==> flow/design.v <==
`timescale 1ns / 1ps
module fft_4(
        input               clk,
        input               rst_n,
        input wire signed [ 15:0]                   x0_real, 
        input wire signed [ 15:0]                   x0_imag,
        input wire signed [ 15:0]                   x1_real,
        input wire signed [ 15:0]                   x1_imag,
        input wire signed [ 15:0]                   x2_real,
        input wire signed [ 15:0]                   x2_imag,
        input wire signed [ 15:0]                   x3_real,
        input wire signed [ 15:0]                   x3_imag,
        output reg signed [ 15:0]                   X0_real,
        output reg signed [ 15:0]                   X0_imag,
        output reg signed [ 15:0]                   X1_real,
        output reg signed [ 15:0]                   X1_imag,            
        output reg signed [ 15:0]                   X2_real,
        output reg signed [ 15:0]                   X2_imag,
        output reg signed [ 15:0]                   X3_real,
        output reg signed [ 15:0]                   X3_imag
    );
parameter W4_0_real = 16'h7FFF; 
parameter W4_0_imag = 16'h0000;
parameter W4_1_real = 16'h0000;
parameter W4_1_imag = 16'h8000; 
parameter W4_2_real = 16'h8000; 
parameter W4_2_imag = 16'h0000; 
parameter W4_3_real = 16'h0000;   
parameter W4_3_imag = 16'h7FFF; 
        reg signed [ 15:0]              s0_real;
        reg signed [ 15:0]              s0_imag;
        reg signed [ 15:0]              s1_real;
        reg signed [ 15:0]              s1_imag;
        reg signed [ 15:0]              s2_real;
        reg signed [ 15:0]              s2_imag;
        reg signed [ 15:0]              s3_real;
        reg signed [ 15:0]              s3_imag;
        reg signed [ 15:0]              r0_real;
        reg signed [ 15:0]              r0_imag;
        reg signed [ 15:0]              r1_real;
        reg signed [ 15:0]              r1_imag;
        reg signed [ 15:0]              r2_real;
        reg signed [ 15:0]              r2_imag;
        reg signed [ 15:0]              r3_real;
        reg signed [ 15:0]              r3_imag;       
always @(posedge clk or negedge rst_n) begin
    if(!rst_n)begin
        s0_real     <=      'h0;
        s0_imag     <=      'h0;      
        s1_real     <=      'h0;
        s1_imag     <=      'h0;
        s2_real     <=      'h0;
        s2_imag     <=      'h0;
        s3_real     <=      'h0;
        s3_imag     <=      'h0;
    end
    else begin
        s0_real     <=      x0_real + x1_real;
        s0_imag     <=      x0_imag + x1_imag;
        s1_real     <=      x0_real - x1_real;
        s1_imag     <=      x0_imag - x1_imag;  
        s2_real     <=      x2_real + x3_real;
        s2_imag     <=      x2_imag + x3_imag;
        s3_real     <=      x2_real - x3_real;
        s3_imag     <=      x2_imag - x3_imag;
    end
end
always@(posedge clk or negedge rst_n)begin
    if (!rst_n)begin
        r0_real     <=      'h0;      
        r0_imag     <=      'h0;
        r1_real     <=      'h0;
        r1_imag     <=      'h0;
        r2_real     <=      'h0;
        r2_imag     <=      'h0;
        r3_real     <=      'h0;
        r3_imag     <=      'h0;
    end
    else begin
        r0_real     <=      s0_real + s2_real;
        r0_imag     <=      s0_imag + s2_imag;
        r2_real     <=      s0_real - s2_real;
        r2_imag     <=      s0_imag - s2_imag;
        r1_real     <=      s1_real + s3_imag;
        r1_imag     <=      s1_imag - s3_real;
        r3_real     <=      s1_real - s3_imag;
        r3_imag     <=      s1_imag + s3_real;
    end
end
always@(posedge clk or negedge rst_n)begin
    if (!rst_n)begin
        X0_real    <=       'b0;    
        X0_imag    <=       'b0; 
        X1_real    <=       'b0; 
        X1_imag    <=       'b0; 
        X2_real    <=       'b0; 
        X2_imag    <=       'b0; 
        X3_real    <=       'b0; 
        X3_imag    <=       'b0;
    end
    else begin
        X0_real    <=       r0_real;
        X0_imag    <=       r0_imag;
        X1_real    <=       r1_real;
        X1_imag    <=       r1_imag;
        X2_real    <=       r2_real;
        X2_imag    <=       r2_imag;
        X3_real    <=       r3_real;
        X3_imag    <=       r3_imag;
        end
end
endmodule
---- Reports on fft_4 ----
What the tools print for fft_4, step after step.
Line numbers count from 1 in the design file above.
Cell names lack the library's common part.
A cell with - has no value.
set-up
  top module .............................. fft_4
  clock input ............................. clk
  standard-cell library ................... sky130hd
  library corner .......................... tt_025C_1v80

---- Elaborated design ----
Source: Yosys, flattened and elaborated, memories not mapped. Widths are those after wreduce; folded enables and synchronous resets count as part of the registers. Registers that Yosys merges into a memory's read port (data or address) are not register bits. Print and check cells do not count. Equal cells are merged and count once.
cells by class
  $add $sub $neg .......................... 16
operator list
  cell               number
  adder 16 bit       8
  subtractor 16 bit  8
bit counts
  register bits after elaboration ......... 384
  output and inout port bits .............. 128
  word-level cells ........................ 40

---- Logic depth ----
Longest topological path by Yosys (ltp), each cell counted once; first at word level (registers and memories cut), then after technology mapping (sequential cells cut; the memories' decode and read muxes count).
depth
  word-level depth ........................ 1
  ABC_AREA ................................ 0
  gate-level depth with buffers ........... 10
  depth with buffers taken out ............ 10

---- After synthesis ----
Yosys stat after the flow's synthesis: flattened, memories mapped to cells. It holds for the ABC_AREA given above (unset counts as 0); a run with the other value may have another netlist.
mapped netlist
  standard cells after synthesis .......... 2093
  chip area (Yosys) ....................... 21003.9 sq um
  area of sequential cells ................ 9308.9 sq um
  flip-flop cells ......................... 372
  buffers ................................. 80
cell types
  cell      number
  dfrtp_1   372
  ha_1      240
  xnor2_1   162
  a21oi_1   191
  inv_1     220
  nor2_1    180
  xor2_1    46
  fa_1      16
  nand2b_1  49
  o21ai_0   58
  clkbuf_1  67
  o21ai_1   44
  o21bai_1  29
  nand2_1   57
  nor2b_1   31
  a21o_1    25
  o21a_1    24
  nor3_1    33
Other cell types: 62; their cells: 249.

---- Worst setup path after synthesis ----
Source: OpenSTA report_checks on the synthesized netlist (no wires, ideal clock, input and output delay 20% of the period each), path of least setup slack; recovery checks are left aside. Register names are those of the netlist, which keeps one name where synthesis merged equal registers.
timing path after synthesis
  path type ............................... in2reg
  start point ............................. input x0_real[0]
  end point ............................... register s0_real[12]
  clock period ............................ 3.5 ns
  setup time .............................. 0.137 ns
  arrival time ............................ 2.490 ns
  required time ........................... 3.363 ns
  path slack .............................. 0.873 ns
  path delay .............................. 1.927 ns
  driving pins on the path ................ 9
  path buffers ............................ 0
  synthesis period reached ................ 2.627 ns
"path delay" is the arrival time less input delay plus setup time.
"driving pins on the path": output pins that drive a net of the path, with the launching flip-flop's if there is one; two outputs of one cell count as two.
"synthesis period reached" = period - worst setup slack (recovery checks aside). The figure is calculated, with input and output delays left at 20% of the set period.
The rows between start and end are the longest chain of elaborated cells between them; the timing report does not say that the signal goes this way. Where chains are equally long, one stands for them.
A line is the first line of the expression or statement that the cell stems from. Yosys adds cells for indexed reads and writes and turns some case tables into memories.
on the way, after synthesis
  cell sequence ........................... ha_1 > fa_1 > nand2b_1 > a221oi_1 > nor3b_1 > o41ai_2 > a21o_1 > a2111oi_0 > nor4_1
  length of the longest elaborated chain .. 1
  elaborated cells on any way between the ends .. 1
  source lines of those cells ............. 1
ends and longest elaborated chain, after synthesis
  what             line  RTL
  start, declared  5     input wire signed [ 15:0]                   x0_real,
  adder 16 bit     58    s0_real     <=      x0_real + x1_real;
  end, assigned    48    s0_real     <=      'h0;
  end, assigned    58
  end, declared    30    reg signed [ 15:0]              s0_real;

---- Timing after layout ----
From the final timing report of run 1: the path of least setup slack in the routed layout; clock arrival at registers is part of the times.
timing path after layout
  path type ............................... in2reg
  start point ............................. input x0_real[0]
  end point ............................... register s0_real[12]
  clock period ............................ 3.5 ns
  setup time .............................. 0.13 ns
  arrival time ............................ 3.34 ns
  required time ........................... 3.90 ns
  path slack .............................. 0.56 ns
  driving pins on the path ................ 10
  path buffers ............................ 1
The rows between start and end are the longest chain of elaborated cells between them; the timing report does not say that the signal goes this way. Where chains are equally long, one stands for them.
on the way, after layout
  cell sequence ........................... clkdlybuf4s50_1 > ha_1 > fa_1 > nand2b_1 > a221oi_1 > nor3b_1 > o41ai_2 > a21o_1 > a2111oi_0 > nor4_1
  length of the longest elaborated chain .. 1
  elaborated cells on any way between the ends .. 1
  source lines of those cells ............. 1
ends and longest elaborated chain, after layout
  what             line  RTL
  start, declared  5     input wire signed [ 15:0]                   x0_real,
  adder 16 bit     58    s0_real     <=      x0_real + x1_real;
  end, assigned    48    s0_real     <=      'h0;
  end, assigned    58
  end, declared    30    reg signed [ 15:0]              s0_real;

Appendix: measured runs

Measured data: module fft_4, platform sky130hd, 3 stored runs of the flow under differing settings, order arbitrary. Input and output delays are each 20% of the period that was set; the output load is 0.01 pF.
"achieved period" means the clock period less the worst setup slack. The figure is calculated, with input and output delays left at 20% of the set period.
"critical setup path time" is the time allowed to the run's worst setup path (the clock period less input and output delay, where it has them) less its slack. Clock arrival times count: a late capture clock shortens it, a late launch clock lengthens it.

---- run 1 ----
settings
  CORE_MARGIN = 7
  CORE_UTILIZATION = 40
  CTS_CLUSTER_DIAMETER = 109
  HOLD_SLACK_MARGIN = 0.13
  TNS_END_PERCENT = 85
  period_ns = 3.5
  CAP_MARGIN = 20
  SLEW_MARGIN = 20
results
  synthesized cell area ................... 21003.9 sq um
  area of the die ......................... 59121.9 sq um
  standard-cell area of the final layout .. 25597.0 sq um
  setup slack of the critical path ........ 0.559 ns
  achieved period ......................... 2.941 ns
  critical setup path time ................ 2.24 ns
  class of the worst setup path ........... in2reg

---- run 2 ----
settings
  ABC_AREA = 0
  CORE_ASPECT_RATIO = 1.36
  CORE_MARGIN = 5
  CORE_UTILIZATION = 44
  CTS_CLUSTER_DIAMETER = 163
  CTS_CLUSTER_SIZE = 73
  GPL_ROUTABILITY_DRIVEN = 0
  HOLD_SLACK_MARGIN = 0.25
  MIN_ROUTING_LAYER = met2
  TNS_END_PERCENT = 85
  period_ns = 4.83
  CAP_MARGIN = 20
  SLEW_MARGIN = 20
results
  synthesized cell area ................... 21003.9 sq um
  area of the die ......................... 52257.3 sq um
  standard-cell area of the final layout .. 24363.4 sq um
  setup slack of the critical path ........ 1.671 ns
  achieved period ......................... 3.159 ns
  critical setup path time ................ 2.19 ns
  class of the worst setup path ........... in2reg

---- run 3 ----
settings
  ABC_AREA = 1
  CAP_MARGIN = 0
  CORE_ASPECT_RATIO = 0.72
  CORE_UTILIZATION = 38
  CTS_CLUSTER_SIZE = 58
  GPL_TIMING_DRIVEN = 1
  MAX_ROUTING_LAYER = met4
  MIN_ROUTING_LAYER = met2
  PLACE_DENSITY_LB_ADDON = 0.24
  period_ns = 2.98
  CORE_MARGIN = 2
  SLEW_MARGIN = 20
results
  no final report: routing broke off with GRT-0116
